==> flow/design.v <==
module PE(
    input           clk,
    input           rst_n,
    input           done,
    input [7:0]     west_in,
    input [7:0]     north_in,
    output reg [7:0]    east_out,
    output reg [7:0]    south_out,
    output reg [31:0]   result
);
reg [31:0] mult_res;
always @(negedge clk or negedge rst_n) begin
    if(!rst_n) begin
        east_out <= 8'b0;
        south_out <= 8'b0;
        result <= 32'b0;
        mult_res <= 32'b0;
    end
    else if(done) begin
        mult_res <= 32'b0;
        result <= 32'b0;
    end
    else begin
        mult_res <= west_in * north_in;
        result <= result + mult_res;
        east_out <= west_in;
        south_out <= north_in;
    end
end
endmodule
module TPU(
    clk,
    rst_n,
    in_valid,
    K,
    M,
    N,
    busy,
    A_wr_en,
    A_index,
    A_data_in,
    A_data_out,
    B_wr_en,
    B_index,
    B_data_in,
    B_data_out,
    C_wr_en,
    C_index,
    C_data_in,
    C_data_out
);
input               clk;
input               rst_n;
input               in_valid;
input [7:0]         K;
input [7:0]         M;
input [7:0]         N;
output reg          busy;
output reg          A_wr_en;
output reg [15:0]   A_index;
output reg [31:0]   A_data_in;
input      [31:0]   A_data_out;
output reg          B_wr_en;
output reg [15:0]   B_index;
output reg [31:0]   B_data_in;
input      [31:0]   B_data_out;
output reg          C_wr_en;
output reg [15:0]   C_index;
output reg [127:0]  C_data_in;
input      [127:0]  C_data_out;
integer i, j;
reg     done;
wire [7:0]      east_out[3:0][3:0];
wire [7:0]      south_out[3:0][3:0];
wire [127:0]    result[3:0];
reg [7:0]   A_data_reg [3:0][3:0];
reg [7:0]   B_data_reg [3:0][3:0];
reg [15:0]  counter;
reg [7:0]   K_reg, M_per_compute, M_reg, N_per_compute, N_reg;
reg [7:0]   M_div, M_mod, N_div, N_mod;
reg [7:0]   row_grp, col_grp;
PE P00(clk, rst_n, done, A_data_reg[0][0], B_data_reg[0][0], east_out[0][0], south_out[0][0], result[0][127:96]);
PE P01(clk, rst_n, done, east_out[0][0], B_data_reg[1][0], east_out[0][1], south_out[0][1], result[0][95:64]);
PE P02(clk, rst_n, done, east_out[0][1], B_data_reg[2][0], east_out[0][2], south_out[0][2], result[0][63:32]);
PE P03(clk, rst_n, done, east_out[0][2], B_data_reg[3][0], east_out[0][3], south_out[0][3], result[0][31:0]);
PE P10(clk, rst_n, done, A_data_reg[1][0], south_out[0][0], east_out[1][0], south_out[1][0], result[1][127:96]);
PE P11(clk, rst_n, done, east_out[1][0], south_out[0][1], east_out[1][1], south_out[1][1], result[1][95:64]);
PE P12(clk, rst_n, done, east_out[1][1], south_out[0][2], east_out[1][2], south_out[1][2], result[1][63:32]);
PE P13(clk, rst_n, done, east_out[1][2], south_out[0][3], east_out[1][3], south_out[1][3], result[1][31:0]);
PE P20(clk, rst_n, done, A_data_reg[2][0], south_out[1][0], east_out[2][0], south_out[2][0], result[2][127:96]);
PE P21(clk, rst_n, done, east_out[2][0], south_out[1][1], east_out[2][1], south_out[2][1], result[2][95:64]);
PE P22(clk, rst_n, done, east_out[2][1], south_out[1][2], east_out[2][2], south_out[2][2], result[2][63:32]);
PE P23(clk, rst_n, done, east_out[2][2], south_out[1][3], east_out[2][3], south_out[2][3], result[2][31:0]);
PE P30(clk, rst_n, done, A_data_reg[3][0], south_out[2][0], east_out[3][0], south_out[3][0], result[3][127:96]);
PE P31(clk, rst_n, done, east_out[3][0], south_out[2][1], east_out[3][1], south_out[3][1], result[3][95:64]);
PE P32(clk, rst_n, done, east_out[3][1], south_out[2][2], east_out[3][2], south_out[3][2], result[3][63:32]);
PE P33(clk, rst_n, done, east_out[3][2], south_out[2][3], east_out[3][3], south_out[3][3], result[3][31:0]);
always @ (posedge clk or negedge rst_n) begin
    if(!rst_n) begin
        busy <= 1'b0;
        done <= 1'b0;
        A_wr_en <= 1'b0;
        A_index <= 16'b0;
        A_data_in <= 32'b0;
        B_wr_en <= 1'b0;
        B_index <= 16'b0;
        B_data_in <= 32'b0;
        C_wr_en <= 1'b0;
        C_index <= 16'b0;
        C_data_in <= 128'b0;
        counter <= 16'b0;
        K_reg <= 8'b0;
        M_reg <= 8'b0;
        N_reg <= 8'b0;
        for(i=0; i<4; i=i+1) begin
            for(j=0; j<4; j=j+1) begin
                A_data_reg[i][j] <= 8'b0;
                B_data_reg[i][j] <= 8'b0;
            end
        end
    end
    else if(in_valid) begin
        busy <= 1'b1;
        done <= 1'b0;
        M_reg <= M;
        K_reg <= K;
        N_reg <= N;
        M_mod = M % 4;
        N_mod = N % 4;
        M_div = (M_mod == 0 ? M/4 : M/4 + 1);
        N_div = (N_mod == 0 ? N/4 : N/4 + 1);
        col_grp <= 8'b0;
        row_grp <= 8'b0;
    end
    else if(busy) begin
        done = 1'b0;
        N_per_compute = (col_grp+1 == N_div && N_mod != 0 ? N_mod : 4);
        M_per_compute = (row_grp+1 == M_div && M_mod != 0 ? M_mod : 4);
        for(i=0; i<4; i=i+1) begin
            A_data_reg[i][0] = A_data_reg[i][1];
            A_data_reg[i][1] = A_data_reg[i][2];
            A_data_reg[i][2] = A_data_reg[i][3];
            A_data_reg[i][3] = 8'b0;
            B_data_reg[i][0] = B_data_reg[i][1];
            B_data_reg[i][1] = B_data_reg[i][2];
            B_data_reg[i][2] = B_data_reg[i][3];
            B_data_reg[i][3] = 8'b0;
        end
        if(counter < K_reg) begin
            A_data_reg[0][0] = A_data_out[31: 24];
            A_data_reg[1][1] = A_data_out[23: 16];
            A_data_reg[2][2] = A_data_out[15: 8];
            A_data_reg[3][3] = A_data_out[7: 0];
            B_data_reg[0][0] = B_data_out[31: 24];
            B_data_reg[1][1] = B_data_out[23: 16];
            B_data_reg[2][2] = B_data_out[15: 8];
            B_data_reg[3][3] = B_data_out[7: 0];
        end
        if(counter < K_reg) begin
            A_index = A_index + 1;
            B_index = B_index + 1;
        end
        else begin
            A_index = (row_grp+1 == M_div ? 16'b0 : K_reg * (row_grp + 1));
            B_index = (row_grp+1 == M_div ? K_reg * (col_grp + 1) : K_reg * col_grp);
        end
        if(counter >= K_reg + N_per_compute) begin
            C_wr_en = 1'b1;
            C_index = col_grp * M_reg + row_grp * 4 + counter - K_reg - N_per_compute;
            C_data_in = result[counter - K_reg - N_per_compute];
        end
        else begin
            C_wr_en = 1'b0;
            C_index = 16'b0;
        end
        counter <= counter + 1;
        if(counter == K_reg + M_per_compute + N_per_compute) begin
            if(row_grp+1 == M_div && col_grp+1 == N_div) begin
                busy <= 1'b0;
                A_index = 16'b0;
                B_index = 16'b0;
            end
            else if(row_grp+1 < M_div) begin
                row_grp = row_grp + 1;
            end
            else if(row_grp+1 == M_div) begin
                col_grp = col_grp + 1;
                row_grp = 0;
            end
            done = 1'b1;
            counter <= 8'b0;
        end
    end
end
endmodule
Reports on TPU
Tool output for the design above, in the order of the flow.
Line numbers count from 1 in the design file above.
Not given: -
- top: TPU
- clock input: clk
- standard-cell library: sky130hd
- corner: tt_025C_1v80

After elaboration
Source: Yosys, flattened and elaborated. Widths are those after wreduce. Registers that Yosys merges into a memory's read port (data or address) are not register bits. Print and check cells do not count. Equal cells are merged and count once.
- add/subtract/negate cells at 32
- noted multipliers: 20
- $lt $le $gt $ge: 3
- eq/ne operators: 8
- multiplexer cells: 73
- noted bitwise logic cells: 1
- reductions and logical operators: 17
- operators with widths (kind ; count):
    multiplier 8 x 8 -> 16 bit ; 18
    two-way mux 32 bit ; 32
    adder 32 bit ; 16
    case mux 128 bit (select 4 bit) ; 1
    multiplier 8 x 9 -> 16 bit ; 2
    two-way mux 16 bit ; 10
    two-way mux 8 bit ; 18
    adder 16 x 1 -> 16 bit (second input constant) ; 3
    adder 8 x 1 -> 9 bit (second input constant) ; 2
    adder 8 x 3 -> 9 bit ; 2
    == test 9 x 7 -> 1 bit ; 2
    adder 16 x 10 -> 16 bit ; 1
    == test 16 x 10 -> 1 bit ; 1
    adder 16 bit ; 1
    subtractor 16 x 3 -> 16 bit ; 1
    subtractor 16 x 8 -> 16 bit ; 1
    < comparator 16 x 8 -> 1 bit ; 1
    >= comparator 16 x 9 -> 1 bit ; 1
    zero test 8 bit ; 2
    nonzero test 8 bit ; 2
    adder 6 x 1 -> 7 bit (second input constant) ; 2
    two-way mux 6 bit ; 2
    adder 9 x 3 -> 10 bit ; 1
    < comparator 9 x 7 -> 1 bit ; 1
    two-way mux 1 bit ; 8
    nonzero test 2 bit ; 3
    AND reduction 6 bit ; 1
    two-way mux 3 bit ; 2
Other operator kinds: 11; their cells: 17.
- noted flip-flop bits (word level): 1621
- input bits: 219

Logic depth
Longest topological path by Yosys (ltp), each cell counted once; first at word level (registers and memories cut), then after technology mapping (sequential cells cut; the memories' decode and read muxes count).
- noted depth after elaboration: 10
- ABC_AREA at 1
- mapped depth at 37

Netlist
Source: synth_stat.txt of the flow (Yosys; design flattened, memories mapped). It holds for the ABC_AREA given above (unset counts as 0); a run with the other value may have another netlist.
- cell types (cell ; count ; area in all (µm²)):
    sky130_fd_sc_hd__dfrtn_1 ; 960 ; 2.4E+04
    sky130_fd_sc_hd__fa_1 ; 787 ; 1.58E+04
    sky130_fd_sc_hd__nand2_1 ; 3535 ; 1.33E+04
    sky130_fd_sc_hd__ha_1 ; 1025 ; 12824.8
    sky130_fd_sc_hd__inv_1 ; 2710 ; 1.02E+04
    sky130_fd_sc_hd__dfrtp_1 ; 371 ; 9.28E+03
    sky130_fd_sc_hd__o21ai_0 ; 1031 ; 5.16E+03
    sky130_fd_sc_hd__a21oi_1 ; 948 ; 4744.55
    sky130_fd_sc_hd__nor2_1 ; 901 ; 3.38E+03
    sky130_fd_sc_hd__nand3_1 ; 506 ; 2.53E+03
    sky130_fd_sc_hd__clkbuf_1 ; 530 ; 1.99E+03
    sky130_fd_sc_hd__xor2_1 ; 157 ; 1.38E+03
    sky130_fd_sc_hd__edfxtp_1 ; 34 ; 1.02E+03
    sky130_fd_sc_hd__nor3_1 ; 176 ; 880.845
    sky130_fd_sc_hd__nand4_1 ; 126 ; 788.256
    sky130_fd_sc_hd__buf_4 ; 83 ; 623.098
    sky130_fd_sc_hd__o22ai_1 ; 91 ; 569.296
    sky130_fd_sc_hd__xnor2_1 ; 58 ; 507.987
Not listed: further types 43, cells in them 398.
- noted cell count: 14427
- chip area (Yosys) at 111755.9 µm²
- mapped flip-flops: 1365
- noted buffers: 676

Add stored flow runs of TPU

Measured results for TPU: 3 stored runs of the Yosys and OpenROAD flow on sky130hd. The settings differ; the order carries no meaning. The constraints put input and output delay at 20% of the set period each and load the outputs with 0.01 pF.
"power consumption": no workload was simulated; the value follows from the tool's default switching activity.

Flow run A

==> flow/run.sh <==
#!/bin/bash
# the make line also repeats the synthesis and layout settings of config.mk as NAME=value (left out here)
make -C /OpenROAD-flow-scripts/flow DESIGN_CONFIG=/design/flow/config.mk WORK_HOME=/design/flow/orfs CLKGATE_MAP_FILE= finish
==> flow/config.mk <==
export PLATFORM = sky130hd
export DESIGN_NAME = TPU
export DESIGN_NICKNAME = TPU
export VERILOG_FILES = /design/flow/design.v
export SDC_FILE = /design/flow/constraint.sdc
export NUM_CORES = 4
export LEC_CHECK = 0
export ABC_AREA = 1
export CAP_MARGIN = 20
export CELL_PAD_IN_SITES_GLOBAL_PLACEMENT = 1
export CORE_ASPECT_RATIO = 1.89
export CORE_MARGIN = 5
export CORE_UTILIZATION = 40
export GPL_ROUTABILITY_DRIVEN = 0
export GPL_TIMING_DRIVEN = 0
export MAX_ROUTING_LAYER = met4
export SETUP_SLACK_MARGIN = 1.68
export SLEW_MARGIN = 20
==> flow/constraint.sdc <==
create_clock -name core_clock -period 10.0 [get_ports {clk}]
set_input_delay 2.0000 -clock core_clock [delete_from_list [all_inputs] [get_ports {clk}]]
set_output_delay 2.0000 -clock core_clock [all_outputs]
set_load 0.01 [all_outputs]

Measured in flow run A:
- utilization in the final report: 47.2 %
- power consumption at 0.022395 W
- worst slack on setup checks at 438 ps
- post-route setup TNS at 0 ps
- final worst hold slack at 403 ps
- area of the synthesized netlist: 111755.9 µm²
- total die area: 290600.0 µm²

Flow run B

==> flow/run.sh <==
#!/bin/bash
# the make line also repeats the synthesis and layout settings of config.mk as NAME=value (left out here)
make -C /OpenROAD-flow-scripts/flow DESIGN_CONFIG=/design/flow/config.mk WORK_HOME=/design/flow/orfs CLKGATE_MAP_FILE= finish
==> flow/config.mk <==
export PLATFORM = sky130hd
export DESIGN_NAME = TPU
export DESIGN_NICKNAME = TPU
export VERILOG_FILES = /design/flow/design.v
export SDC_FILE = /design/flow/constraint.sdc
export NUM_CORES = 4
export LEC_CHECK = 0
export CAP_MARGIN = 20
export CORE_MARGIN = 2
export CORE_UTILIZATION = 19
export SLEW_MARGIN = 20
==> flow/constraint.sdc <==
create_clock -name core_clock -period 9.85 [get_ports {clk}]
set_input_delay 1.9700 -clock core_clock [delete_from_list [all_inputs] [get_ports {clk}]]
set_output_delay 1.9700 -clock core_clock [all_outputs]
set_load 0.01 [all_outputs]

Measured in flow run B:
- utilization in the final report: 22.2 %
- power consumption at 0.036736 W
- worst slack on setup checks at 252 ps
- post-route setup TNS at 0 ps
- final worst hold slack at 465 ps
- area of the synthesized netlist: 109029.6 µm²
- total die area: 579913.0 µm²

Flow run C

==> flow/run.sh <==
#!/bin/bash
# the make line also repeats the synthesis and layout settings of config.mk as NAME=value (left out here)
make -C /OpenROAD-flow-scripts/flow DESIGN_CONFIG=/design/flow/config.mk WORK_HOME=/design/flow/orfs CLKGATE_MAP_FILE= finish
==> flow/config.mk <==
export PLATFORM = sky130hd
export DESIGN_NAME = TPU
export DESIGN_NICKNAME = TPU
export VERILOG_FILES = /design/flow/design.v
export SDC_FILE = /design/flow/constraint.sdc
export NUM_CORES = 4
export LEC_CHECK = 0
export CAP_MARGIN = 20
export CELL_PAD_IN_SITES_GLOBAL_PLACEMENT = 1
export CORE_ASPECT_RATIO = 1.16
export CORE_MARGIN = 5
export CORE_UTILIZATION = 40
export GPL_ROUTABILITY_DRIVEN = 0
export GPL_TIMING_DRIVEN = 0
export MAX_ROUTING_LAYER = met4
export SLEW_MARGIN = 20
==> flow/constraint.sdc <==
create_clock -name core_clock -period 10.0 [get_ports {clk}]
set_input_delay 2.0000 -clock core_clock [delete_from_list [all_inputs] [get_ports {clk}]]
set_output_delay 2.0000 -clock core_clock [all_outputs]
set_load 0.01 [all_outputs]

Measured in flow run C:
- utilization in the final report: 45.6 %
- power consumption at 0.036528 W
- worst slack on setup checks at 183 ps
- post-route setup TNS at 0 ps
- final worst hold slack at 464 ps
- area of the synthesized netlist: 109029.6 µm²
- total die area: 283145.0 µm²
